==> flow/design.v <==
module uart_rx
  #(parameter CLKS_PER_BIT = 104)
  (
   input        i_Clock,
   input        i_Rst,
   input        i_Rx_Serial,
   output reg [15:0] o_Rx_Byte,
  output reg square_wave,
  output reg pin1,
  output  reg pin2
  );
  parameter s_IDLE         = 3'b000;
  parameter s_RX_START_BIT = 3'b001;
  parameter s_RX_DATA_BITS = 3'b010;
  parameter s_RX_STOP_BIT  = 3'b011;
  parameter s_CLEANUP      = 3'b100;
  reg  [7:0] data_check;
  reg [7:0] first_8bit;
  reg [7:0] second_8bit;
  reg           r_Rx_Data_R;
  reg           r_Rx_Data;
  reg [15:0]     r_Clock_Count;
  reg [4:0]     r_Bit_Index;  
  reg [15:0]     r_Rx_Byte;
  reg [2:0]     r_SM_Main;
wire [60:0] distZ = 61'hFFFFFFFFFFFFFF;
reg [23:0] counter;
reg toggle;
reg toggle_n;
wire [23:0] store;
wire [15:0] distA;
reg [15:0] distB;
reg stop;
reg [15:0] rpm;
assign distA =40*distZ;
assign store = (rpm == 16'd0) ? 24'hFFFFFF : (18 * 100000)/ rpm;
  always @(posedge i_Clock)
    begin
    if (i_Rst)
    begin
      r_Rx_Data_R <= 1'b1;
      r_Rx_Data   <= 1'b1;
      o_Rx_Byte   <= 16'd0;
      rpm         <= 16'd0;
      counter     <= 24'd0;
      toggle      <= 1'b1;
      distB       <= 16'd0;
      stop        <= 1'b0;
      square_wave <= 1'b1;
      pin1        <= 1'b0;
      pin2        <= 1'b0;
    end
    else
    begin
      r_Rx_Data_R <= i_Rx_Serial;
      r_Rx_Data   <= i_Rx_Serial;
     o_Rx_Byte[15:8] <= second_8bit;
     o_Rx_Byte[7:0] <= first_8bit;
     rpm <= {second_8bit, first_8bit};
toggle_n = toggle;
if (stop==0)
begin
counter <= counter + 1;
if (counter >= store )
begin
toggle_n = ~toggle;
toggle <= toggle_n;
counter<=0;
if (second_8bit[7] == 0)
begin
pin1 <= 0;
pin2 <= 1;
end
else
begin
pin1 <= 1;
pin2 <= 0;
end
if (toggle_n==0)
begin
distB <= distB +1;
end
end
if (distB ==distA)
begin
stop <= 1;
end
else
begin
square_wave <= toggle_n;
end
end
end
end
always @(posedge i_Clock)
begin
    if (i_Rst)
    begin
      r_SM_Main     <= s_IDLE;
      r_Clock_Count <= 16'd0;
      r_Bit_Index   <= 5'd0;
      r_Rx_Byte     <= 16'd0;
      data_check    <= 8'h00;
      first_8bit    <= 8'h00;
      second_8bit   <= 8'h00;
    end
    else
      case (r_SM_Main)
        s_IDLE :
          begin
            r_Clock_Count <= 0;
            r_Bit_Index   <= 0;
            if (r_Rx_Data == 1'b0)           
              r_SM_Main <= s_RX_START_BIT;
            else
              r_SM_Main <= s_IDLE;
          end
        s_RX_START_BIT :
          begin
            if (r_Clock_Count == (CLKS_PER_BIT-1)/2)
              begin
                if (r_Rx_Data == 1'b0)
                  begin
                    r_Clock_Count <= 0;   
                    r_SM_Main     <= s_RX_DATA_BITS;
                  end
                else
                  r_SM_Main <= s_IDLE;
              end
            else
              begin
                r_Clock_Count <= r_Clock_Count + 1;
                r_SM_Main     <= s_RX_START_BIT;
              end
          end  
        s_RX_DATA_BITS :
          begin
            if (r_Clock_Count < CLKS_PER_BIT-1)
              begin
                r_Clock_Count <= r_Clock_Count + 1;
                r_SM_Main     <= s_RX_DATA_BITS;
              end
            else
              begin
                r_Clock_Count          <= 0;
                r_Rx_Byte[r_Bit_Index] <= r_Rx_Data;
                if (r_Bit_Index < 8)
                  begin
                    r_Bit_Index <= r_Bit_Index + 1;
                    r_SM_Main   <= s_RX_DATA_BITS;
                  end
                else
                  begin
						 if (data_check == 8'h01)
						 begin
                   first_8bit <= r_Rx_Byte[7:0];
						 data_check <= 8'h00;
						 end
						 if (data_check == 8'h00)
						 begin
					second_8bit <= r_Rx_Byte[7:0];
						 data_check <= 8'h01;
						 end
                    r_Bit_Index <= 0;
                    r_SM_Main   <= s_RX_STOP_BIT;
                  end
              end
          end  
        s_RX_STOP_BIT :
          begin
            if (r_Clock_Count < CLKS_PER_BIT-1)
              begin
                r_Clock_Count <= r_Clock_Count + 1;
                r_SM_Main     <= s_RX_STOP_BIT;
              end
            else
              begin
                r_Clock_Count <= 0;
                r_SM_Main     <= s_CLEANUP;
              end
          end  
        s_CLEANUP :
          begin
            r_SM_Main <= s_IDLE;
          end
        default :
          r_SM_Main <= s_IDLE;
      endcase
    end
endmodule  
# From RTL to reports: uart_rx
# The steps from the RTL of uart_rx to its reports follow in flow order.
# Line numbers count from 1 in the design file above.
# A cell with -- has no value.
# design
top_module,uart_rx
clk_port,i_Clock
cell_library,sky130hd
lib_corner,tt_025C_1v80

# Word level
# Counts by Yosys on the flattened word-level netlist (proc, flatten, opt, wreduce; memories kept). Register bits leave out memories and registers merged into their read ports (data or address). Print and check cells are left out. Cells with the same type and inputs are merged into one.
# bits
register_bits,142
out_inout_bits,19
# classes
n_shift,2
reduce_logical,16
n_logic,8
compare,3
div,1
eq_ne,8
n_mux,23
addsub,5
# op_table
cell,count
divider 21 x 16 -> 32 bit (first input constant),1
case mux 16 bit (select 3 bit),1
2-to-1 mux 24 bit,2
2-to-1 mux 16 bit,3
adder 16 x 1 -> 16 bit (second input constant),2
adder 24 x 1 -> 24 bit (second input constant),1
greater-or-equal comparator 24 bit,1
variable shift 1 x 6 -> 16 bit,1
variable shift 1 x 6 -> 16 bit (first input constant),1
== test 16 bit (second input constant),1
bitwise AND 16 bit,1
OR 16 bit,1
== test 16 x 6 -> 1 bit (second input constant),1
less-than comparator 16 x 7 -> 1 bit (second input constant),1
inverter 16 bit,1
zero test 16 bit,1
2-to-1 mux 8 bit,2
AND reduction 4 bit,3
case mux 3 bit (select 4 bit),1
AND reduction 2 bit,5
case mux 5 bit (select 2 bit),1
2-to-1 mux 5 bit,2
== test 8 x 1 -> 1 bit (second input constant),1
zero test 8 bit,1
2-to-1 mux 1 bit,8
== test 3 x 2 -> 1 bit (second input constant),2
negator 5 -> 6 bit,1
inverter 1 bit,5
# Not listed: further kinds 12, cells in them 14.

# Longest topological paths
# Longest topological path by Yosys (ltp), each cell counted once; first at word level (registers and memories cut), then after technology mapping (sequential cells cut; the memories' decode and read muxes count).
# logic_depth
word_depth,5
abc_area,0
ltp_mapped,487
mapped_depth_nobuf,442

# Mapped cells and area
# Yosys stat after the flow's synthesis: flattened, memories mapped to cells. It holds for the ABC_AREA given above (unset counts as 0); a run with the other value may have another netlist.
# synth_totals
ff_cells,114
cells,4321
mapped_area_um2,29983.8
n_buf,125
# by_type
type,count,area_total_um2
sky130_fd_sc_hd__ha_1,392,4.9E+03
sky130_fd_sc_hd__dfxtp_1,114,2.28E+03
sky130_fd_sc_hd__a21oi_1,385,1.93E+03
sky130_fd_sc_hd__nor2_1,489,1835.51
sky130_fd_sc_hd__xnor2_1,167,1.46E+03
sky130_fd_sc_hd__nand2_1,376,1.41E+03
sky130_fd_sc_hd__o21ai_0,267,1.34E+03
sky130_fd_sc_hd__xor2_1,135,1.18E+03
sky130_fd_sc_hd__a21o_1,126,945.907
sky130_fd_sc_hd__mux2_2,72,810.778
sky130_fd_sc_hd__nand3_1,158,790.758
sky130_fd_sc_hd__o21a_1,101,758.227
sky130_fd_sc_hd__nand2b_1,112,700.672
sky130_fd_sc_hd__inv_1,182,683.155
sky130_fd_sc_hd__nor3_1,114,570.547
sky130_fd_sc_hd__nor2b_1,75,469.2
sky130_fd_sc_hd__o31ai_1,56,420.403
sky130_fd_sc_hd__mux2i_1,39,390.374
# Other cell types: 98; their cells: 961.

# Worst setup path after synthesis
# Path of least setup slack by OpenSTA after synthesis, without wires, with an ideal clock, recovery checks aside; 20% of the period is set as input and as output delay. Where synthesis merged equal registers, the netlist keeps one of their names.
# synth_timing
kind,register to register
start,register (name not given)
end,register distB[15]
setup_slack_ns,13.676
path_delay_ns,86.325
required_ns,99.872
period_ns,100.0
driving_pins,467
launch_ns,0.000
path_buffers,53
t_arrival_ns,86.197
synth_period_reached_ns,86.324
# "path_delay_ns" is the arrival time less input delay plus setup time.
# "driving_pins": output pins that drive a net of the path, with the launching flip-flop's if there is one; two outputs of one cell count as two.
# "synth_period_reached_ns" = period - worst setup slack (recovery checks aside). The figure is calculated, with input and output delays left at 20% of the set period.
# synth_via
cell_sequence,sky130_fd_sc_hd__dfxtp_1 -> sky130_fd_sc_hd__buf_2 -> sky130_fd_sc_hd__buf_2 -> sky130_fd_sc_hd__buf_1 -> sky130_fd_sc_hd__inv_1 -> sky130_fd_sc_hd__clkbuf_1 -> sky130_fd_sc_hd__buf_1 -> sky130_fd_sc_hd__clkbuf_1 -> sky130_fd_sc_hd__ha_1 -> sky130_fd_sc_hd__buf_2 -> sky130_fd_sc_hd__nor2b_1 -> sky130_fd_sc_hd__nand3_1 -> sky130_fd_sc_hd__nor4_1 -> sky130_fd_sc_hd__ha_1 -> sky130_fd_sc_hd__a21oi_1 -> sky130_fd_sc_hd__nand4_1 -> sky130_fd_sc_hd__a2111oi_1 -> sky130_fd_sc_hd__ha_1 -> [... 431 more ...] -> sky130_fd_sc_hd__a21oi_1 -> sky130_fd_sc_hd__nor2b_1 -> sky130_fd_sc_hd__o21ai_0 -> sky130_fd_sc_hd__nand2b_1 -> sky130_fd_sc_hd__a21oi_1 -> sky130_fd_sc_hd__nor2b_1 -> sky130_fd_sc_hd__o21ai_0 -> sky130_fd_sc_hd__nand2b_1 -> sky130_fd_sc_hd__nor2b_1 -> sky130_fd_sc_hd__and2_1 -> sky130_fd_sc_hd__clkbuf_1 -> sky130_fd_sc_hd__nand2_1 -> sky130_fd_sc_hd__nor3_1 -> sky130_fd_sc_hd__and2_1 -> sky130_fd_sc_hd__and3_1 -> sky130_fd_sc_hd__nand4_1 -> sky130_fd_sc_hd__xor2_1 -> sky130_fd_sc_hd__nor2_1
# synth_rtl
item,line_no,source
"end, assigned",47,distB       <= 16'd0;
"end, assigned",81,distB <= distB +1;
"end, declared",32,reg [15:0] distB;
# No chain of elaborated cells between the ends is given.

# Timing after layout
# Path of least setup slack in the final report of flow run 2 (OpenROAD, finished layout, wires in). Where an end is a register, its clock arrival counts in the times.
# layout_timing
kind,register to register
start,register (name not given)
end,register distB[15]
setup_slack_ns,7.02
launch_ns,0.42
t_arrival_ns,86.76
required_ns,93.78
driving_pins,433
path_buffers,13
period_ns,93.5
# layout_via
cell_sequence,sky130_fd_sc_hd__dfxtp_1 -> sky130_fd_sc_hd__inv_2 -> sky130_fd_sc_hd__ha_1 -> sky130_fd_sc_hd__buf_6 -> sky130_fd_sc_hd__nor2b_1 -> sky130_fd_sc_hd__nand3_1 -> sky130_fd_sc_hd__nor4_1 -> sky130_fd_sc_hd__ha_1 -> sky130_fd_sc_hd__a21oi_2 -> sky130_fd_sc_hd__nand4_1 -> sky130_fd_sc_hd__a2111oi_2 -> sky130_fd_sc_hd__ha_1 -> sky130_fd_sc_hd__o211ai_1 -> sky130_fd_sc_hd__and2_2 -> sky130_fd_sc_hd__nor4_2 -> sky130_fd_sc_hd__or2_2 -> sky130_fd_sc_hd__ha_1 -> sky130_fd_sc_hd__o21a_1 -> [... 397 more ...] -> sky130_fd_sc_hd__a21o_1 -> sky130_fd_sc_hd__a21oi_1 -> sky130_fd_sc_hd__nor2b_1 -> sky130_fd_sc_hd__o21ai_0 -> sky130_fd_sc_hd__nand2b_1 -> sky130_fd_sc_hd__a21oi_1 -> sky130_fd_sc_hd__nor2b_1 -> sky130_fd_sc_hd__o21ai_0 -> sky130_fd_sc_hd__nand2b_1 -> sky130_fd_sc_hd__nor2b_1 -> sky130_fd_sc_hd__and2_1 -> sky130_fd_sc_hd__nand2_1 -> sky130_fd_sc_hd__nor3_1 -> sky130_fd_sc_hd__and2_1 -> sky130_fd_sc_hd__and3_1 -> sky130_fd_sc_hd__nand4_1 -> sky130_fd_sc_hd__xor2_1 -> sky130_fd_sc_hd__nor2_1
# layout_rtl
item,line_no,source
"end, assigned",47,distB       <= 16'd0;
"end, assigned",81,distB <= distB +1;
"end, declared",32,reg [15:0] distB;
# No chain of elaborated cells between the ends is given.

# Top module uart_rx; platform sky130hd; tools Yosys and OpenROAD; 5 stored runs in no particular order. Input and output delays are each 20% of the period that was set; the output load is 0.01 pF.
# Among the settings, n/a means not set for that run.
# Results: n/a = not shown.
stored run,ABC_AREA,CAP_MARGIN,CELL_PAD_IN_SITES_GLOBAL_PLACEMENT,CORE_ASPECT_RATIO,CORE_UTILIZATION,CTS_CLUSTER_SIZE,GPL_ROUTABILITY_DRIVEN,GPL_TIMING_DRIVEN,MAX_ROUTING_LAYER,PLACE_DENSITY,SLEW_MARGIN,period_ns,CORE_MARGIN,CELL_PAD_IN_SITES_DETAIL_PLACEMENT,HOLD_SLACK_MARGIN,MIN_ROUTING_LAYER,PLACE_DENSITY_LB_ADDON,CTS_CLUSTER_DIAMETER,SETUP_SLACK_MARGIN,TNS_END_PERCENT,ws_setup_ns,ws_hold_ns,fin_tns_ns,cell_area_final_um2,synth_chip_area_um2,design_die_area_um2
flow run 1,1,5,2,1.44,48,88,0,0,met4,0.55,10,123.0,2,n/a,n/a,n/a,n/a,n/a,n/a,n/a,n/a,n/a,n/a,n/a,n/a,n/a
flow run 2,n/a,20,n/a,0.64,25,n/a,0,1,met4,n/a,20,93.5,2,1,0.29,met1,0.17,n/a,n/a,n/a,7.021,0.427,0.000,33597.2,29983.8,122792.0
flow run 3,n/a,20,n/a,n/a,54,69,n/a,n/a,n/a,n/a,20,152.0,2,n/a,n/a,n/a,n/a,n/a,n/a,n/a,54.554,0.428,0.000,31585.3,29983.8,57427.3
flow run 4,n/a,40,n/a,n/a,54,69,0,0,met4,n/a,20,152.0,2,n/a,0.01,met1,n/a,355,-0.97,95,43.852,0.443,0.000,32094.5,29983.8,57427.3
flow run 5,1,5,n/a,1.44,40,49,n/a,n/a,n/a,n/a,10,100.0,2,n/a,n/a,n/a,n/a,n/a,n/a,n/a,20.724,0.430,0.000,30779.5,29067.9,74877.8
# Flow run 1: no final report: placement broke off with GPL-0301
